==> flow/design.v <==
module Final_AXI_to_APB_Bridge #(
    parameter AXI_ADDR_WIDTH    = 32,
    parameter AXI_DATA_WIDTH    = 32,
    parameter AXI_MAX_BURST_LEN = 8,
    parameter AXI_BURST_WIDTH   = 2,
    parameter AXI_SIZE_WIDTH    = 3,
    parameter APB_ADDR_WIDTH    = 32,
    parameter APB_DATA_WIDTH    = 32
)(
    input  [AXI_ADDR_WIDTH-1:0]    AWADDR,
    input  [AXI_BURST_WIDTH-1:0]   AWBURST,
    input  [AXI_MAX_BURST_LEN-1:0] AWLEN,
    input                          AWVALID,
    output                         AWREADY,
    input  [AXI_ADDR_WIDTH-1:0]    ARADDR,
    input  [AXI_BURST_WIDTH-1:0]   ARBURST,
    input  [AXI_MAX_BURST_LEN-1:0] ARLEN,
    input                          ARVALID,
    output                         ARREADY,
    input  [AXI_DATA_WIDTH-1:0]    WDATA,
    input                          WVALID,
    input                          WLAST,
    input  [AXI_DATA_WIDTH/8-1:0]  WSTRB,
    output                         WREADY,
    output [AXI_DATA_WIDTH-1:0]    RDATA,
    output [1:0]                   RRESP,
    output                         RVALID,
    output                         RLAST,
    input                          RREADY,
    output [1:0]                   BRESP,
    output                         BVALID,
    input                          BREADY,
    input                          ACLK,
    input                          ARESETn,
    output [APB_ADDR_WIDTH-1:0]    PADDR,
    output                         PWRITE,
    output                         PSEL1,
    output                         PSEL2,
    output                         PSEL3,
    output                         PSEL4,
    output                         PENABLE,
    output [APB_DATA_WIDTH-1:0]    PWDATA,
    input  [APB_DATA_WIDTH-1:0]    PRDATA,
    input                          PREADY
);
    localparam [12:0] IDLE_WRITE        = 13'b0000000000001;
    localparam [12:0] READ_SETUP_M      = 13'b0000000000010;
    localparam [12:0] READ_SETUP_S      = 13'b0000000000100;
    localparam [12:0] READ_ACCESS_S     = 13'b0000000001000;
    localparam [12:0] READ_PREACCESS_M  = 13'b0000000010000;
    localparam [12:0] READ_ACCESS_M     = 13'b0000000100000;
    localparam [12:0] WRITE_SETUP_M     = 13'b0000001000000;
    localparam [12:0] WRITE_PREACCESS_M = 13'b0000010000000;
    localparam [12:0] WRITE_ACCESS_M    = 13'b0000100000000;
    localparam [12:0] WRITE_TERMINATE   = 13'b0001000000000;
    localparam [12:0] WRITE_SETUP_S     = 13'b0010000000000;
    localparam [12:0] WRITE_ACCESS_S    = 13'b0100000000000;
    localparam [12:0] IDLE_READ         = 13'b1000000000000;
    localparam READ_PRIORITY  = 1'b0;
    localparam WRITE_PRIORITY = 1'b1;
    reg  [12:0] current_state_write, next_state_write;
    reg  [12:0] current_state_read,  next_state_read;
    reg         current_arbiter_state, next_arbiter_state;
    reg  [AXI_MAX_BURST_LEN:0] Length_Of_Burst_Subordinate_write, Length_Of_Burst_Subordinate_write_next;
    reg  [AXI_MAX_BURST_LEN:0] Length_Of_Burst_Manager_write,     Length_Of_Burst_Manager_write_next;
    reg  [AXI_ADDR_WIDTH-1:0]  Address_Hold_Reg_write,            Address_Hold_Reg_write_next;
    reg  [AXI_ADDR_WIDTH-1:0]  Memory_Aligner_write,              Memory_Aligner_write_next;
    reg  [AXI_DATA_WIDTH-1:0]  write_buf;         
    reg  [APB_DATA_WIDTH-1:0]  pwdata_q, pwdata_c;
    reg                        wen_q, wen_c;      
    reg  [AXI_MAX_BURST_LEN:0] Length_Of_Burst_Subordinate_read, Length_Of_Burst_Subordinate_read_next;
    reg  [AXI_MAX_BURST_LEN:0] Length_Of_Burst_Manager_read,     Length_Of_Burst_Manager_read_next;
    reg  [AXI_ADDR_WIDTH-1:0]  Address_Hold_Reg_read,            Address_Hold_Reg_read_next;
    reg  [APB_DATA_WIDTH-1:0]  read_buf;          
    reg  [AXI_DATA_WIDTH-1:0]  rdata_q, rdata_c;
    reg                        ren_q, ren_c;      
    reg                        last_q, last_c;
    always @(*) begin
        next_arbiter_state = current_arbiter_state;
        case (current_arbiter_state)
            WRITE_PRIORITY: if (AWVALID && !ARVALID) next_arbiter_state = READ_PRIORITY;
            READ_PRIORITY:  if (ARVALID && !AWVALID) next_arbiter_state = WRITE_PRIORITY;
        endcase
    end
    wire addr_conflict = (AWADDR == ARADDR) ||
                         ((AWADDR <= 50) && (ARADDR <= 50)) ||
                         ((AWADDR >= 51) && (ARADDR >= 51) && (AWADDR <= 10) && (ARADDR <= 100)) ||
                         ((AWADDR >= 101) && (ARADDR >= 101) && (AWADDR <= 150) && (ARADDR <= 150)) ||
                         ((AWADDR >= 151) && (ARADDR >= 151) && (AWADDR <= 200) && (ARADDR <= 200));
    always @(posedge ACLK or negedge ARESETn) begin
        if (!ARESETn) begin
            current_arbiter_state             <= WRITE_PRIORITY;
            current_state_write               <= IDLE_WRITE;
            current_state_read                <= IDLE_READ;
            Length_Of_Burst_Manager_read      <= 0;
            Length_Of_Burst_Subordinate_read  <= 0;
            Length_Of_Burst_Manager_write     <= 0;
            Length_Of_Burst_Subordinate_write <= 0;
            Address_Hold_Reg_write            <= 0;
            Address_Hold_Reg_read             <= 0;
            Memory_Aligner_write              <= 0;
            wen_q                             <= 1'b0;
            ren_q                             <= 1'b0;
            last_q                            <= 1'b0;
        end else begin
            current_arbiter_state <= next_arbiter_state;
            if (current_arbiter_state == WRITE_PRIORITY && addr_conflict)
                current_state_write <= IDLE_WRITE;
            else
                current_state_write <= next_state_write;
            current_state_read                <= next_state_read;
            Length_Of_Burst_Manager_read      <= Length_Of_Burst_Manager_read_next;
            Length_Of_Burst_Subordinate_read  <= Length_Of_Burst_Subordinate_read_next;
            Length_Of_Burst_Manager_write     <= Length_Of_Burst_Manager_write_next;
            Length_Of_Burst_Subordinate_write <= Length_Of_Burst_Subordinate_write_next;
            Address_Hold_Reg_write            <= Address_Hold_Reg_write_next;
            Address_Hold_Reg_read             <= Address_Hold_Reg_read_next;
            Memory_Aligner_write              <= Memory_Aligner_write_next;
            wen_q                             <= wen_c;
            ren_q                             <= ren_c;
            last_q                            <= last_c;
        end
    end
    always @(posedge ACLK) begin
        pwdata_q <= pwdata_c;
        rdata_q  <= rdata_c;
        if (current_state_write == WRITE_ACCESS_M && Length_Of_Burst_Manager_write != 0)
            write_buf <= WDATA;
        if (current_state_read == READ_ACCESS_S && Length_Of_Burst_Subordinate_read != 0)
            read_buf <= PRDATA;
    end
    always @(*) begin
        next_state_write                       = current_state_write;
        Address_Hold_Reg_write_next            = Address_Hold_Reg_write;
        Length_Of_Burst_Manager_write_next     = Length_Of_Burst_Manager_write;
        Length_Of_Burst_Subordinate_write_next = Length_Of_Burst_Subordinate_write;
        Memory_Aligner_write_next              = Memory_Aligner_write;
        pwdata_c                               = pwdata_q;
        wen_c                                  = wen_q;
        case (current_state_write)
            IDLE_WRITE: begin
                pwdata_c                               = 0;
                wen_c                                  = 1'b0;
                Address_Hold_Reg_write_next            = 0;
                Length_Of_Burst_Manager_write_next     = 0;
                Length_Of_Burst_Subordinate_write_next = 0;
                Memory_Aligner_write_next              = 0;
                next_state_write = AWVALID ? WRITE_SETUP_M : IDLE_WRITE;
            end
            WRITE_SETUP_M: begin
                if (AWVALID) begin
                    Address_Hold_Reg_write_next            = AWADDR;
                    Length_Of_Burst_Subordinate_write_next = AWLEN + 1;
                    Length_Of_Burst_Manager_write_next     = AWLEN + 1;
                    Memory_Aligner_write_next              = AWADDR;
                    next_state_write = WRITE_PREACCESS_M;
                end else
                    next_state_write = IDLE_WRITE;
            end
            WRITE_PREACCESS_M: begin
                next_state_write = WVALID ? WRITE_ACCESS_M : WRITE_PREACCESS_M;
            end
            WRITE_ACCESS_M: begin
                if (Length_Of_Burst_Manager_write != 0) begin
                    if (WLAST || Length_Of_Burst_Manager_write == 1)
                        next_state_write = WRITE_TERMINATE;
                    else
                        next_state_write = WRITE_SETUP_S;
                    case (AWBURST)
                        2'b00: Address_Hold_Reg_write_next = AWADDR;
                        2'b01: Address_Hold_Reg_write_next = Address_Hold_Reg_write + 4;
                        2'b10: begin
                            Address_Hold_Reg_write_next = Address_Hold_Reg_write + 4;
                            if (Address_Hold_Reg_write >= AWADDR + AWLEN*4)
                                Address_Hold_Reg_write_next = AWADDR;
                        end
                        default: Address_Hold_Reg_write_next = AWADDR;
                    endcase
                    Length_Of_Burst_Manager_write_next = Length_Of_Burst_Manager_write - 1;
                end else
                    next_state_write = WRITE_TERMINATE;
            end
            WRITE_TERMINATE: begin
                next_state_write = BREADY ? WRITE_SETUP_S : WRITE_TERMINATE;
            end
            WRITE_SETUP_S: begin
                next_state_write = WRITE_ACCESS_S;
                pwdata_c         = write_buf;
                wen_c            = 1'b1;
            end
            WRITE_ACCESS_S: begin
                if (PREADY && Length_Of_Burst_Subordinate_write != 0) begin
                    if (Length_Of_Burst_Subordinate_write == 1)
                        next_state_write = IDLE_WRITE;
                    else
                        next_state_write = WRITE_ACCESS_M;
                    case (AWBURST)
                        2'b01: Memory_Aligner_write_next = Memory_Aligner_write + 4;
                        2'b10: begin
                            Memory_Aligner_write_next = Memory_Aligner_write + 4;
                            if (Memory_Aligner_write >= AWADDR + AWLEN*2)
                                Memory_Aligner_write_next = AWADDR;
                        end
                        default: Memory_Aligner_write_next = Memory_Aligner_write;
                    endcase
                    Length_Of_Burst_Subordinate_write_next = Length_Of_Burst_Subordinate_write - 1;
                end
            end
            default: next_state_write = IDLE_WRITE;
        endcase
    end
    always @(*) begin
        next_state_read                       = current_state_read;
        Address_Hold_Reg_read_next            = Address_Hold_Reg_read;
        Length_Of_Burst_Subordinate_read_next = Length_Of_Burst_Subordinate_read;
        Length_Of_Burst_Manager_read_next     = Length_Of_Burst_Manager_read;
        rdata_c                               = rdata_q;
        ren_c                                 = ren_q;
        last_c                                = last_q;
        case (current_state_read)
            IDLE_READ: begin
                rdata_c                               = 0;
                ren_c                                 = ARVALID;
                last_c                                = 1'b0;
                Address_Hold_Reg_read_next            = 0;
                Length_Of_Burst_Subordinate_read_next = 0;
                Length_Of_Burst_Manager_read_next     = 0;
                next_state_read = ARVALID ? READ_SETUP_M : IDLE_READ;
            end
            READ_SETUP_M: begin
                if (ARVALID) begin
                    Address_Hold_Reg_read_next            = ARADDR;
                    Length_Of_Burst_Subordinate_read_next = ARLEN + 1;
                    Length_Of_Burst_Manager_read_next     = ARLEN + 1;
                    next_state_read = READ_SETUP_S;
                end else
                    next_state_read = IDLE_READ;
            end
            READ_SETUP_S: begin
                next_state_read = PREADY ? READ_ACCESS_S : READ_SETUP_S;
            end
            READ_ACCESS_S: begin
                if (Length_Of_Burst_Subordinate_read != 0) begin
                    case (ARBURST)
                        2'b01: Address_Hold_Reg_read_next = Address_Hold_Reg_read + 4;
                        2'b10: begin
                            Address_Hold_Reg_read_next = Address_Hold_Reg_read + 4;
                            if (Address_Hold_Reg_read >= ARADDR + ARLEN*2)
                                Address_Hold_Reg_read_next = ARADDR;
                        end
                        default: Address_Hold_Reg_read_next = Address_Hold_Reg_read;
                    endcase
                    Length_Of_Burst_Subordinate_read_next = Length_Of_Burst_Subordinate_read - 1;
                    next_state_read = READ_PREACCESS_M;
                end else
                    next_state_read = READ_ACCESS_M;
            end
            READ_PREACCESS_M: begin
                next_state_read = RREADY ? READ_ACCESS_M : READ_PREACCESS_M;
            end
            READ_ACCESS_M: begin
                if (Length_Of_Burst_Manager_read != 0) begin
                    if (Length_Of_Burst_Manager_read == 1) begin
                        last_c          = 1'b1;
                        next_state_read = IDLE_READ;
                    end else
                        next_state_read = READ_ACCESS_S;
                    rdata_c = read_buf;
                    Length_Of_Burst_Manager_read_next = Length_Of_Burst_Manager_read - 1;
                end else
                    next_state_read = IDLE_READ;
            end
            default: next_state_read = IDLE_READ;
        endcase
    end
    wire apb_active = (current_state_read  == READ_SETUP_S)  ||
                      (current_state_read  == READ_ACCESS_M) ||
                      (current_state_read  == READ_ACCESS_S) ||
                      (current_state_write == WRITE_SETUP_S) ||
                      (current_state_write == WRITE_ACCESS_S);
    wire sel_on = !last_c && apb_active;
    wire write_apb = (current_state_write == WRITE_ACCESS_S) || (current_state_write == WRITE_SETUP_S);
    assign ARREADY = (current_state_read == READ_SETUP_M);
    assign PADDR   = ((wen_c || (ren_c && write_apb)) && (current_state_read != READ_ACCESS_M)) ?
                     Memory_Aligner_write : Address_Hold_Reg_read;
    assign PSEL1   = sel_on && ((Address_Hold_Reg_write <= 50) || (Address_Hold_Reg_read <= 50));
    assign PSEL2   = sel_on && ((Address_Hold_Reg_write >= 51  && Address_Hold_Reg_write <= 100) ||
                                (Address_Hold_Reg_read  >= 51  && Address_Hold_Reg_read  <= 100));
    assign PSEL3   = sel_on && ((Address_Hold_Reg_write >= 101 && Address_Hold_Reg_write <= 150) ||
                                (Address_Hold_Reg_read  >= 101 && Address_Hold_Reg_read  <= 150));
    assign PSEL4   = sel_on && ((Address_Hold_Reg_write >= 151 && Address_Hold_Reg_write <= 200) ||
                                (Address_Hold_Reg_read  >= 151 && Address_Hold_Reg_read  <= 200));
    assign PWRITE  = write_apb;
    assign PENABLE = (current_state_read == READ_ACCESS_S) || (current_state_write == WRITE_ACCESS_S);
    assign PWDATA  = pwdata_c;
    assign RDATA   = rdata_c;
    assign RRESP   = last_c ? 2'd0 : 2'd1;
    assign RLAST   = (RRESP != 2'd0) && last_c && RREADY;
    assign RVALID  = (current_state_read == READ_ACCESS_M);
    assign AWREADY = (current_state_write == WRITE_SETUP_M);
    assign WREADY  = (current_state_write == WRITE_ACCESS_M);
    assign BVALID  = (current_state_write == WRITE_TERMINATE);
    assign BRESP   = (current_state_write == WRITE_TERMINATE) ? 2'd0 : 2'd1;
endmodule
* Step by step through the tools: Final_AXI_to_APB_Bridge
The steps from the RTL of Final_AXI_to_APB_Bridge to its reports follow in flow order. Lines are those of the file above, counted from 1. Operators: Yosys type, input widths -> output width; for muxes data width and select width s. Library cell names are shortened. Not given: -
Inputs: top module Final_AXI_to_APB_Bridge, clock input ACLK, standard-cell library sky130hd, timing corner tt_025C_1v80

* Word-level counts
Counts by Yosys on the flattened word-level netlist (proc, flatten, opt, wreduce; memories kept). Register bits leave out memories and registers merged into their read ports (data or address). Print and check cells are left out. Cells with the same type and inputs are merged into one.
Bit counts: elaborated cells 213, bits of input ports 161, register bits after elaboration 290
Cells by class: reductions and logical operators 65, bitwise operators 1, add/sub/neg operators 12, mux-type cells 56, magnitude comparators 31, eq/ne operators 31
Operator list (count):
- $mux 32 | 10
- $pmux 32 s2 | 5
- $pmux 32 s3 | 3
- $le 32x8->1 const B | 8
- $ge 32x6->1 const B | 4
- $le 32x6->1 const B | 4
- $ge 32x7->1 const B | 4
- $ge 32x8->1 const B | 4
- $pmux 9 s3 | 4
- $add 32x3->32 const B | 3
- $ge 32x32->1 | 3
- $le 32x7->1 const B | 3
- $pmux 13 s7 | 1
- $pmux 13 s6 | 1
- $mux 13 | 6
- $mux 9 | 8
- $add 32x9->32 | 2
- $sub 9x1->9 const B | 4
- $reduce_bool 9->1 | 4
- $mux 11 | 3
- $add 32x10->32 | 1
- $eq 32x32->1 | 1
- $le 32x4->1 const B | 1
- $logic_and 1x1->1 | 31
- $eq 9x1->1 const B | 3
- $add 8x1->9 const B | 2
- $logic_or 1x1->1 | 16
- $eq 13x1->1 const B | 1
Other operator kinds: 29; their cells: 56.

* Logic depth
Yosys ltp: most cells in a row. Word level: on the elaborated netlist, between registers, memories and ports. Mapped: between sequential cells and ports; inverters and the memories' decode and read muxes count.
Logic depth: depth in word-level cells 9, ABC_AREA 0, gate-level depth with buffers 21, depth with buffers taken out 19

* Netlist
Source: synth_stat.txt of the flow (Yosys; design flattened, memories mapped). It holds for the ABC_AREA given above (unset counts as 0); a run with the other value may have another netlist.
Cells by type:
- dfrtp_1 | count 146, total area 3.65E+03 um^2
- edfxtp_1 | count 64, total area 1.92E+03 um^2
- ha_1 | count 142, total area 1.78E+03 um^2
- dfxtp_1 | count 64, total area 1.28E+03 um^2
- nand2_1 | count 228, total area 855.821 um^2
- xnor2_1 | count 81, total area 709.43 um^2
- a221o_1 | count 59, total area 590.566 um^2
- a22o_1 | count 66, total area 578.054 um^2
- xor2_1 | count 64, total area 560.538 um^2
- a21oi_1 | count 108, total area 540.518 um^2
- o21ai_0 | count 97, total area 485.466 um^2
- nor2_1 | count 128, total area 480.461 um^2
- nand3_1 | count 94, total area 470.451 um^2
- nor3_1 | count 76, total area 380.365 um^2
- mux2_2 | count 30, total area 337.824 um^2
- clkbuf_1 | count 89, total area 334.07 um^2
- nand4_1 | count 52, total area 325.312 um^2
- a21o_1 | count 36, total area 270.259 um^2
Other cell types: 65; their cells: 488.
Mapped netlist: mapped flip-flops 277, mapped cells 2112, sequential area 6935.4 um^2, synthesis area 19040.8 um^2, buffer cells 127

* Timing after synthesis
Path of least setup slack by OpenSTA after synthesis, without wires, with an ideal clock, recovery checks aside; 20% of the period is set as input and as output delay. Where synthesis merged equal registers, the netlist keeps one of their names.
Timing path post-synthesis: path kind input -> register, from input ARADDR[1], to register Address_Hold_Reg_read[23], setup slack 0.825 ns, data required time 5.936 ns, path delay 3.975 ns, external input delay 1.200 ns, stages on the path 21, library setup time 0.064 ns, buffers on the path 2, period 6.0 ns, arrival 5.111 ns, synthesis period reached 5.175 ns
"path delay" = arrival - input delay + setup time. "stages on the path": output pins that drive a net of the path, with the launching flip-flop's if there is one; two outputs of one cell count as two. "synthesis period reached" is the clock period less the worst setup slack; recovery checks do not enter. This is arithmetic on one report: input and output delays are still those of the set period (20% each). Between the ends stands the longest chain of elaborated cells between them, by number of cells; it is not shown to be the way that was timed. Of several equally long chains one is given. A line is the first line of the expression or statement that the cell stems from. Yosys adds cells for indexed reads and writes and turns some case tables into memories.
On the way, post-synthesis: path through ha_1 -> fa_1 -> a21o_1 -> a21oi_1 -> o21bai_1 -> a21oi_1 -> o21ai_0 -> and2_1 -> clkbuf_1 -> nand2_1 -> xor2_1 -> ha_1 -> a21o_1 -> a21o_1 -> a221oi_1 -> o32ai_1 -> a211oi_2 -> nand2_1 -> buf_2 -> o311ai_1 -> a21o_1, cells in the longest elaborated chain 6
RTL lines, path post-synthesis:
- from (decl) | line 15 | input  [AXI_ADDR_WIDTH-1:0]    ARADDR,
- $add 32x9->32 | line 248 | if (Address_Hold_Reg_read >= ARADDR + ARLEN*2)
- $ge 32x32->1 | line 248
- $mux 32 | line 248
- $pmux 32 s2 | line 244 | case (ARBURST)
- $mux 32 | line 243 | if (Length_Of_Burst_Subordinate_read != 0) begin
- $pmux 32 s3 | line 220 | case (current_state_read)
- to (assign) | line 100 | Address_Hold_Reg_read             <= 0;
- to (assign) | line 117 | Address_Hold_Reg_read             <= Address_Hold_Reg_read_next;
- to (decl) | line 73 | reg  [AXI_ADDR_WIDTH-1:0]  Address_Hold_Reg_read,            Address_Hold_Reg_read_next;

* Timing after layout
From the final timing report of stored run 1: the path of least setup slack in the routed layout; clock arrival at registers is part of the times.
Timing path post-layout: path kind input -> register, from input AWLEN[0], to register Address_Hold_Reg_write[5], stages on the path 20, arrival 6.19 ns, data required time 6.51 ns, external input delay 1.20 ns, library setup time 0.12 ns, period 6.0 ns, buffers on the path 2, setup slack 0.32 ns
Between the ends stands the longest chain of elaborated cells between them, by number of cells; it is not shown to be the way that was timed. Of several equally long chains one is given.
On the way, post-layout: path through clkdlybuf4s50_1 -> ha_1 -> fa_1 -> a21o_1 -> a21oi_1 -> o21bai_1 -> a21oi_2 -> o21ai_2 -> nand2_1 -> xor2_1 -> ha_1 -> nand4_1 -> or3_1 -> a221o_1 -> a31oi_2 -> o41a_1 -> buf_4 -> o221ai_1 -> a221oi_1 -> nor2_1, cells in the longest elaborated chain 6
RTL lines, path post-layout:
- from (decl) | line 12 | input  [AXI_MAX_BURST_LEN-1:0] AWLEN,
- $add 32x10->32 | line 174 | if (Address_Hold_Reg_write >= AWADDR + AWLEN*4)
- $ge 32x32->1 | line 174
- $mux 32 | line 174
- $pmux 32 s2 | line 169 | case (AWBURST)
- $mux 32 | line 164 | if (Length_Of_Burst_Manager_write != 0) begin
- $pmux 32 s3 | line 140 | case (current_state_write)
- to (assign) | line 99 | Address_Hold_Reg_write            <= 0;
- to (assign) | line 116 | Address_Hold_Reg_write            <= Address_Hold_Reg_write_next;
- to (decl) | line 66 | reg  [AXI_ADDR_WIDTH-1:0]  Address_Hold_Reg_write,            Address_Hold_Reg_write_next;

2 stored runs of Final_AXI_to_APB_Bridge in the flow (synthesis by Yosys, layout by OpenROAD, sky130hd cells), in arbitrary order. Constraints: input delay and output delay 20% of the set period each, output load 0.01 pF.
"clock period reached" is the run's clock period less its worst setup slack. It is reckoned from that one timing run; input and output delays stay at 20% of the period that was set.
By "time on the worst setup path" is meant the share of the clock period that the worst setup path is allowed (20% is reserved at inputs, 20% at outputs), minus its slack. Clock arrival times at its registers enter into it.
"overall power" rests on the timing tool's default activity at the inputs, not on a simulated workload.

[stored run 1] flow files
==> flow/run.sh <==
#!/bin/bash
# the make line also repeats the synthesis and layout settings of config.mk as NAME=value (left out here)
make -C /OpenROAD-flow-scripts/flow DESIGN_CONFIG=/design/flow/config.mk WORK_HOME=/design/flow/orfs CLKGATE_MAP_FILE= finish
==> flow/config.mk <==
export PLATFORM = sky130hd
export DESIGN_NAME = Final_AXI_to_APB_Bridge
export DESIGN_NICKNAME = Final_AXI_to_APB_Bridge
export VERILOG_FILES = /design/flow/design.v
export SDC_FILE = /design/flow/constraint.sdc
export NUM_CORES = 4
export LEC_CHECK = 0
export ABC_AREA = 0
export CAP_MARGIN = 20
export CELL_PAD_IN_SITES_GLOBAL_PLACEMENT = 1
export CORE_ASPECT_RATIO = 1.47
export CORE_MARGIN = 8
export CORE_UTILIZATION = 40
export CTS_CLUSTER_SIZE = 39
export MIN_ROUTING_LAYER = met2
export PLACE_DENSITY = 0.6
export SLEW_MARGIN = 10
export TNS_END_PERCENT = 80
==> flow/constraint.sdc <==
create_clock -name core_clock -period 6.0 [get_ports {ACLK}]
set_input_delay 1.2000 -clock core_clock [delete_from_list [all_inputs] [get_ports {ACLK}]]
set_output_delay 1.2000 -clock core_clock [all_outputs]
set_load 0.01 [all_outputs]

[stored run 1] result: overall power 10.250 mW; post-synthesis cell area 19040.8 um^2; worst setup slack after layout 0.316 ns; setup total negative slack 0.000 ns; standard-cell area of the final layout 24264.5 um^2; post-route worst hold slack 0.470 ns; die footprint 54968.9 um^2; post-layout utilization 51.3 %; time on the worst setup path 4.48 ns; kind of the worst setup path input -> register; clock period reached 5.684 ns

[stored run 2] flow files
==> flow/run.sh <==
#!/bin/bash
# the make line also repeats the synthesis and layout settings of config.mk as NAME=value (left out here)
make -C /OpenROAD-flow-scripts/flow DESIGN_CONFIG=/design/flow/config.mk WORK_HOME=/design/flow/orfs CLKGATE_MAP_FILE= finish
==> flow/config.mk <==
export PLATFORM = sky130hd
export DESIGN_NAME = Final_AXI_to_APB_Bridge
export DESIGN_NICKNAME = Final_AXI_to_APB_Bridge
export VERILOG_FILES = /design/flow/design.v
export SDC_FILE = /design/flow/constraint.sdc
export NUM_CORES = 4
export LEC_CHECK = 0
export CAP_MARGIN = 20
export CORE_MARGIN = 2
export CORE_UTILIZATION = 44
export PLACE_DENSITY = 0.6
export SLEW_MARGIN = 20
==> flow/constraint.sdc <==
create_clock -name core_clock -period 5.82 [get_ports {ACLK}]
set_input_delay 1.1640 -clock core_clock [delete_from_list [all_inputs] [get_ports {ACLK}]]
set_output_delay 1.1640 -clock core_clock [all_outputs]
set_load 0.01 [all_outputs]

[stored run 2] result: overall power 10.379 mW; post-synthesis cell area 19040.8 um^2; worst setup slack after layout 0.400 ns; setup total negative slack 0.000 ns; standard-cell area of the final layout 24195.7 um^2; post-route worst hold slack 0.470 ns; die footprint 44954.6 um^2; post-layout utilization 56.4 %; time on the worst setup path 4.26 ns; kind of the worst setup path input -> register; clock period reached 5.420 ns
